==> flow/design.v <==
`timescale 1ns / 1ps 
`timescale 1ns / 1ps
 `timescale 1ns / 1ps 
module muldiv#(parameter XLEN = 32)
(
    input                   clk_i,
    input                   rst_i,
    input  [XLEN-1 : 0]     a_i,
    input  [XLEN-1 : 0]     b_i,
    input                   req_i,
    input  [ 2 : 0]         operation_sel_i,
    output reg [XLEN-1 : 0] muldiv_result_o,
    output reg              ready_o
);
function [XLEN-1 : 0] abs;
    input [XLEN-1 : 0] num;
    abs = num[XLEN-1] ? -num : num;
endfunction
wire operation_mul, operation_mulh, operation_mulhsu, operation_mulhu,
     operation_div, operation_divu, operation_rem, operation_remu;
assign operation_mul = (operation_sel_i == 3'b000);
assign operation_mulh = (operation_sel_i == 3'b001);
assign operation_mulhsu = (operation_sel_i == 3'b010);
assign operation_mulhu = (operation_sel_i == 3'b011);
assign operation_div = (operation_sel_i == 3'b100);
assign operation_divu = (operation_sel_i == 3'b101);
assign operation_rem = (operation_sel_i == 3'b110);
assign operation_remu = (operation_sel_i == 3'b111);
wire is_divider, is_a_zero, is_b_zero,
     is_a_neg, is_b_neg, signed_adjust, mul_overflow;
assign is_divider = operation_sel_i[2];
assign is_a_zero = (a_i == 32'b0);
assign is_b_zero = (b_i == 32'b0);
assign is_a_neg  = a_i[31] & (operation_mulh | operation_mulhsu | operation_div | operation_rem);
assign is_b_neg  = b_i[31] & (operation_mulh | operation_div | operation_rem);
assign signed_adjust = is_a_neg ^ is_b_neg;
assign mul_overflow   = (is_a_neg & (a_i[30: 0] == 31'b0));
wire [XLEN-1 : 0] op_a, op_b;
assign op_a = ( | is_a_neg)? abs(a_i) : a_i;
assign op_b = ( | is_b_neg)? abs(b_i) : b_i;
wire              is_calc_done;
reg  [XLEN-1 : 0] reg32;
reg  [XLEN*2 : 0] result;        
reg  [ 5 : 0]     cnt;
reg  [XLEN-1 : 0]   op_a_r, op_b_r;
reg  [XLEN*2-1 : 0] fast_result, mul0, mul1;
reg  [ 1 : 0]       fast_mul_counter;
assign is_calc_done = !(operation_mul | operation_mulh | operation_mulhsu |
                        operation_mulhu)? ~|cnt : & fast_mul_counter;
wire [XLEN-1 : 0] mull, mulh, quotient, remainder;
assign mull = result[31 : 0];
assign mulh = result[63 : 32];
assign quotient = result[31 : 0];
assign remainder = result[64 : 33];
localparam S_IDLE        = 3'b000,
           S_CALC        = 3'b001,
           S_SIGN_ADJUST = 3'b010,
           S_DONE        = 3'b011,
           S_STALL       = 3'b100;
reg [2 : 0] S, S_nxt;
always @(posedge clk_i)
begin
    if (rst_i)
        S <= S_IDLE;
    else
        S <= S_nxt;
end
always @(*)
begin
    case (S)
        S_IDLE:
            S_nxt = (req_i)? (is_a_zero | is_b_zero)? S_DONE : S_CALC : S_IDLE;
        S_CALC:
            S_nxt = (is_calc_done)? S_SIGN_ADJUST : S_CALC;
        S_SIGN_ADJUST:
            S_nxt = S_DONE;
        S_DONE:
            S_nxt = S_IDLE;
        default:
            S_nxt = S_IDLE;
    endcase
end
wire mul_add = result[0];
wire div_sub = (result[63: 32] >= reg32);
wire [32 : 0] adder_opa, adder_opb;
assign adder_opa = is_divider ? -reg32 : reg32;
assign adder_opb = result[63: 32];
wire [32 : 0] adder_tmp = adder_opa + adder_opb;
wire [64 : 0] result_tmp = {adder_tmp, result[31: 0]};
always @(posedge clk_i)
begin
    if (rst_i || ((S == S_IDLE) & req_i)) begin
        fast_result <= 32'b0;
        fast_mul_counter <= 2'b0; 
    end
    else begin
        op_a_r <= op_a;
        op_b_r <= op_b;
        mul0 <= op_a_r * op_b_r;
        mul1 <= mul0;
        fast_result <= mul1;
        fast_mul_counter <= (& fast_mul_counter)? fast_mul_counter : fast_mul_counter + 1;
    end
end
always @(posedge clk_i)
begin
    if ( (S == S_IDLE) & req_i)
    begin
        if (is_divider)
        begin                        
            if (is_b_zero)
            begin                    
                result[64: 33] <= a_i;
                result[32]  <= 1'b0;
                result[31: 0] <= {32{1'b1}};
            end
            else
            begin
                cnt <= 'd32;
                reg32 <= op_b;
                result <= {1'b0, 32'b0, op_a};   
            end
        end
        else
        begin                        
            if (is_a_zero | is_b_zero)
            begin
                result <= 65'b0;
            end
            else
            begin
                cnt <= 'd31;
                reg32 <= op_a;
                result <= {1'b0, 32'b0, op_b};   
            end
        end
    end
    else if (S == S_CALC)
    begin
        cnt <= cnt - 'd1;
        if (is_divider)
        begin
            result <= (div_sub)? {result_tmp[63 : 0], 1'b1} : {result[63 : 0], 1'b0};
        end
        else
        begin
            result <= (mul_add)? {1'b0, result_tmp[64 : 1]} : {1'b0, result[64 : 1]};
        end
    end
    else if (S == S_SIGN_ADJUST)
    begin
        if (is_divider)
        begin
            result[64: 33] <= (is_a_neg)? -remainder : remainder;
            result[31: 0] <= (signed_adjust)? -quotient : quotient;
        end
        else
        begin
            result <= (operation_mulh | operation_mulhu)? (signed_adjust)? -fast_result : fast_result
                    : (operation_mulhsu)? (is_a_neg)? -fast_result : fast_result : fast_result;
        end
    end
end
always @(posedge clk_i)
begin
    if (S == S_DONE || S == S_STALL)
        ready_o <= 1;
    else
        ready_o <= 0;
end
always @(posedge clk_i)
begin
    if (S == S_DONE)
        muldiv_result_o <= ( {32{operation_mul}} & mull)
                      | ( {32{operation_mulh | operation_mulhsu | operation_mulhu}} & mulh)
                      | ( {32{operation_div | operation_divu}} & quotient)
                      | ( {32{operation_rem | operation_remu}} & remainder)
                      ;
    else
        muldiv_result_o <= muldiv_result_o;
end
endmodule
## Step by step through the tools: muldiv

What the tools print for muldiv, step after step.
Lines are those of the file above, counted from 1.
Operators: Yosys type, input widths -> output width; for muxes data width and select width s.
Library cell names are shortened.
A cell with - has no value.

| set-up | value |
|---|---|
| top | muldiv |
| clock port | clk_i |
| standard-cell library | sky130hd |
| timing corner | tt_025C_1v80 |

## Word level

Yosys after proc, flatten, opt, wreduce and memory -nomap, before mapping. Memory bits, and registers merged into a memory's read port (data or address), are not among the register bits. Print and check cells are not counted. Equal cells are merged and count once.

| storage and ports | value |
|---|---|
| word-level cells | 130 |
| output and inout bits | 33 |
| bits of input ports | 70 |
| bits in registers | 397 |

| operators by class | value |
|---|---|
| equal/unequal tests | 18 |
| reductions and logical operators | 17 |
| multiply operators | 1 |
| bitwise operators | 24 |
| $lt $le $gt $ge | 1 |
| mux-type cells | 46 |
| add/subtract/negate cells | 9 |

Operators by type and width:

| cell | count |
|---|---|
| $mul 32x32->64 | 1 |
| $mux 32 | 24 |
| $mux 65 | 5 |
| $and 32x32->32 | 4 |
| $neg 32->32 | 4 |
| $or 32x32->32 | 3 |
| $neg 64->65 | 1 |
| $logic_not 32->1 | 2 |
| $mux 64 | 1 |
| $neg 32->33 | 1 |
| $add 33x32->33 | 1 |
| $mux 33 | 1 |
| $ge 32x32->1 | 1 |
| $mux 6 | 5 |
| $eq 3x3->1 const B | 5 |
| $or 1x1->1 | 13 |
| $eq 3x2->1 const B | 4 |
| $reduce_and 2->1 | 4 |
| $ne 4x1->1 const B | 2 |
| $eq 3x1->1 const B | 2 |
| $ne 3x3->1 const B | 2 |
| $logic_not 3->1 | 2 |
| $reduce_and 3->1 | 2 |
| $sub 6x1->6 const B | 1 |
| $reduce_or 6->1 | 1 |
| $pmux 2 s3 | 1 |
| $mux 2 | 3 |
| $mux 1 | 6 |

Not listed: further kinds 9, cells in them 14.

## Depth

Depth = most cells in a row (Yosys ltp): at word level without a register or memory, in the mapped netlist without a sequential cell, where the memories' decode and read muxes count.

| depth | value |
|---|---|
| depth in word-level cells | 12 |
| ABC_AREA | 0 |
| depth in mapped cells | 30 |
| gate-level depth less buffers | 28 |

## Synthesis result

The flow's flattened synthesis, as Yosys stat reports it; memories are mapped. The netlist is that of the ABC_AREA named above (0 if unset); the other value can give another one.
Totals and module areas in this step are rounded.

Cell types:

| type | count | total area (um2) |
|---|---|---|
| fa_1 | 897 | 1.8E+04 |
| edfxtp_1 | 326 | 9.79E+03 |
| ha_1 | 336 | 4.2E+03 |
| and2_1 | 648 | 4.05E+03 |
| inv_1 | 960 | 3.6E+03 |
| nand2_1 | 680 | 2.55E+03 |
| xnor2_1 | 175 | 1532.72 |
| dfxtp_1 | 72 | 1.44E+03 |
| a21oi_1 | 257 | 1.29E+03 |
| clkbuf_1 | 337 | 1.26E+03 |
| xor2_1 | 116 | 1.02E+03 |
| o21ai_0 | 187 | 935.898 |
| nor2_1 | 238 | 893.357 |
| mux2i_1 | 71 | 710.682 |
| a21o_1 | 59 | 442.925 |
| nor3_1 | 63 | 315.302 |
| mux4_2 | 12 | 270.259 |
| o31ai_1 | 36 | 270.259 |

Not listed: further types 63, cells in them 536.

| mapped netlist | value |
|---|---|
| area of sequential cells | 11200 um2 |
| chip area (Yosys) | 56400 um2 |
| cell count | 6006 |
| flip-flops | 398 |
| buffers | 366 |

## Path before layout

Source: OpenSTA report_checks on the synthesized netlist (no wires, ideal clock, input and output delay 20% of the period each), path of least setup slack; recovery checks are left aside. Register names are those of the netlist, which keeps one name where synthesis merged equal registers.

| path post-synthesis | value |
|---|---|
| kind | input port to flip-flop |
| start point | input req_i |
| end point | register mul0[0] |
| library setup time | 0.628 ns |
| delay of the path | 6.326 ns |
| launch time at the first pin | 1.700 ns |
| arrival | 7.398 ns |
| data required time | 7.872 ns |
| buffers on the path | 2 |
| period | 8.5 ns |
| slack | 0.473 ns |
| input delay | 1.700 ns |
| stages | 4 |
| period reached after synthesis | 8.027 ns |

"delay of the path" is the arrival time less input delay plus setup time.
"stages": output pins that drive a net of the path, with the launching flip-flop's if there is one; two outputs of one cell count as two.
"period reached after synthesis" is the clock period less the worst setup slack; recovery checks do not enter. This is arithmetic on one report: input and output delays are still those of the set period (20% each).
The rows between start and end are the longest chain of elaborated cells between them; the timing report does not say that the signal goes this way. Where chains are equally long, one stands for them.
Each line given opens the expression or statement behind the cell; cells for indexed reads and writes are added by Yosys, which also makes memories of some case tables.

| on the way, post-synthesis | value |
|---|---|
| path through | and2_1 > clkbuf_1 > nor2_1 > clkbuf_1 |
| cells in the longest elaborated chain | 2 |
| elaborated cells on any way between the ends | 2 |
| classes of those cells | logic (1); reduce/logical (1) |

RTL lines, path post-synthesis:

| item | RTL line | RTL |
|---|---|---|
| start: declaration | 10 | `input                   req_i,` |
| $and 1x1->1 | 92 | `if (rst_i \|\| ((S == S_IDLE) & req_i)) begin` |
| $logic_or 1x1->1 | 92 |  |
| end: assignment | 99 | `mul0 <= op_a_r * op_b_r;` |
| end: declaration | 46 | `reg  [XLEN*2-1 : 0] fast_result, mul0, mul1;` |

## Path in the finished layout

From the final timing report of flow run C: the path of least setup slack in the routed layout; clock arrival at registers is part of the times.

| path post-layout | value |
|---|---|
| kind | flip-flop to flip-flop |
| start point | register op_b_r[6] |
| end point | register mul0[63] |
| launch time at the first pin | 0.60 ns |
| library setup time | 0.25 ns |
| data required time | 11.13 ns |
| slack | 3.00 ns |
| buffers on the path | 3 |
| period | 10.8 ns |
| stages | 28 |
| arrival | 8.14 ns |

The rows between start and end are the longest chain of elaborated cells between them; the timing report does not say that the signal goes this way. Where chains are equally long, one stands for them.

| on the way, post-layout | value |
|---|---|
| path through | edfxtp_1 > buf_6 > buf_6 > buf_6 > and2_4 > fa_2 > fa_1 > fa_1 > inv_1 > fa_1 > inv_1 > fa_1 > fa_1 > fa_1 > inv_1 > fa_1 > inv_2 > ha_4 > nand4_1 > nor3_2 > a22oi_2 > o2111a_1 > o21a_1 > o21ai_4 > a311o_1 > a31oi_2 > o21ai_2 > xnor2_2 |
| cells in the longest elaborated chain | 1 |
| elaborated cells on any way between the ends | 1 |
| source lines of those cells | 1 |
| classes of those cells | mul (1) |

RTL lines, path post-layout:

| item | RTL line | RTL |
|---|---|---|
| start: declaration | 45 | `reg  [XLEN-1 : 0]   op_a_r, op_b_r;` |
| start: assignment | 98 | `op_b_r <= op_b;` |
| $mul 32x32->64 | 99 | `mul0 <= op_a_r * op_b_r;` |
| end: assignment | 99 |  |
| end: declaration | 46 | `reg  [XLEN*2-1 : 0] fast_result, mul0, mul1;` |

==> runs of muldiv <==
Below are 3 stored runs of the flow (Yosys, OpenROAD; platform sky130hd) on muldiv, each with its settings and what was measured, unordered. Constraints: input delay and output delay 20% of the set period each, output load 0.01 pF.
"clock period achieved": clock period set for the run, less the worst setup slack. It is reckoned from that one timing run; input and output delays stay at 20% of the period that was set.
"time of the worst setup path" is the time allowed to the run's worst setup path (the clock period less input and output delay, where it has them) less its slack. Clock arrival times count: a late capture clock shortens it, a late launch clock lengthens it.
Measured values are rounded.

## Flow run A

==> flow/run.sh <==
#!/bin/bash
# the make line also repeats the synthesis and layout settings of config.mk as NAME=value (left out here)
make -C /OpenROAD-flow-scripts/flow DESIGN_CONFIG=/design/flow/config.mk WORK_HOME=/design/flow/orfs CLKGATE_MAP_FILE= finish
==> flow/config.mk <==
export PLATFORM = sky130hd
export DESIGN_NAME = muldiv
export DESIGN_NICKNAME = muldiv
export VERILOG_FILES = /design/flow/design.v
export SDC_FILE = /design/flow/constraint.sdc
export NUM_CORES = 4
export LEC_CHECK = 0
export CAP_MARGIN = 20
export CELL_PAD_IN_SITES_DETAIL_PLACEMENT = 2
export CELL_PAD_IN_SITES_GLOBAL_PLACEMENT = 2
export CORE_MARGIN = 8
export CORE_UTILIZATION = 58
export CTS_CLUSTER_DIAMETER = 359
export CTS_CLUSTER_SIZE = 88
export GPL_ROUTABILITY_DRIVEN = 0
export GPL_TIMING_DRIVEN = 0
export MAX_ROUTING_LAYER = met4
export PLACE_DENSITY = 0.6
export SETUP_SLACK_MARGIN = 1.2
export SLEW_MARGIN = 15
export TNS_END_PERCENT = 85
==> flow/constraint.sdc <==
create_clock -name core_clock -period 8.5 [get_ports {clk_i}]
set_input_delay 1.7000 -clock core_clock [delete_from_list [all_inputs] [get_ports {clk_i}]]
set_output_delay 1.7000 -clock core_clock [all_outputs]
set_load 0.01 [all_outputs]

Flow run A: stopped before the end: placement reported DPL-0033

## Flow run B

==> flow/run.sh <==
#!/bin/bash
# the make line also repeats the synthesis and layout settings of config.mk as NAME=value (left out here)
make -C /OpenROAD-flow-scripts/flow DESIGN_CONFIG=/design/flow/config.mk WORK_HOME=/design/flow/orfs CLKGATE_MAP_FILE= finish
==> flow/config.mk <==
export PLATFORM = sky130hd
export DESIGN_NAME = muldiv
export DESIGN_NICKNAME = muldiv
export VERILOG_FILES = /design/flow/design.v
export SDC_FILE = /design/flow/constraint.sdc
export NUM_CORES = 4
export LEC_CHECK = 0
export CAP_MARGIN = 20
export CELL_PAD_IN_SITES_DETAIL_PLACEMENT = 2
export CELL_PAD_IN_SITES_GLOBAL_PLACEMENT = 2
export CORE_ASPECT_RATIO = 1.04
export CORE_MARGIN = 8
export CORE_UTILIZATION = 58
export CTS_CLUSTER_DIAMETER = 359
export CTS_CLUSTER_SIZE = 68
export GPL_ROUTABILITY_DRIVEN = 0
export GPL_TIMING_DRIVEN = 0
export MAX_ROUTING_LAYER = met4
export PLACE_DENSITY = 0.6
export SETUP_SLACK_MARGIN = 1.2
export SLEW_MARGIN = 15
export TNS_END_PERCENT = 85
==> flow/constraint.sdc <==
create_clock -name core_clock -period 8.5 [get_ports {clk_i}]
set_input_delay 1.7000 -clock core_clock [delete_from_list [all_inputs] [get_ports {clk_i}]]
set_output_delay 1.7000 -clock core_clock [all_outputs]
set_load 0.01 [all_outputs]

Flow run B: stopped before the end: placement reported a tool error

## Flow run C

==> flow/run.sh <==
#!/bin/bash
# the make line also repeats the synthesis and layout settings of config.mk as NAME=value (left out here)
make -C /OpenROAD-flow-scripts/flow DESIGN_CONFIG=/design/flow/config.mk WORK_HOME=/design/flow/orfs CLKGATE_MAP_FILE= finish
==> flow/config.mk <==
export PLATFORM = sky130hd
export DESIGN_NAME = muldiv
export DESIGN_NICKNAME = muldiv
export VERILOG_FILES = /design/flow/design.v
export SDC_FILE = /design/flow/constraint.sdc
export NUM_CORES = 4
export LEC_CHECK = 0
export CAP_MARGIN = 20
export CELL_PAD_IN_SITES_DETAIL_PLACEMENT = 1
export CORE_MARGIN = 2
export CORE_UTILIZATION = 40
export GPL_ROUTABILITY_DRIVEN = 1
export HOLD_SLACK_MARGIN = 0.06
export SETUP_SLACK_MARGIN = 3.07
export SLEW_MARGIN = 20
==> flow/constraint.sdc <==
create_clock -name core_clock -period 10.8 [get_ports {clk_i}]
set_input_delay 2.1600 -clock core_clock [delete_from_list [all_inputs] [get_ports {clk_i}]]
set_output_delay 2.1600 -clock core_clock [all_outputs]
set_load 0.01 [all_outputs]

| result of flow run C | value |
|---|---|
| clock period achieved | 7.804 ns |
| netlist area reported by Yosys | 56400 um2 |
| time of the worst setup path | 7.80 ns |
| critical path kind | flip-flop to flip-flop |
| total die area | 144000 um2 |
| worst setup slack after layout | 3.00 ns |
| final setup TNS | 0.000 ns |
| utilization in the final report | 45.2 % |
| post-route worst hold slack | 0.417 ns |
| std-cell area (final layout) | 63100 um2 |
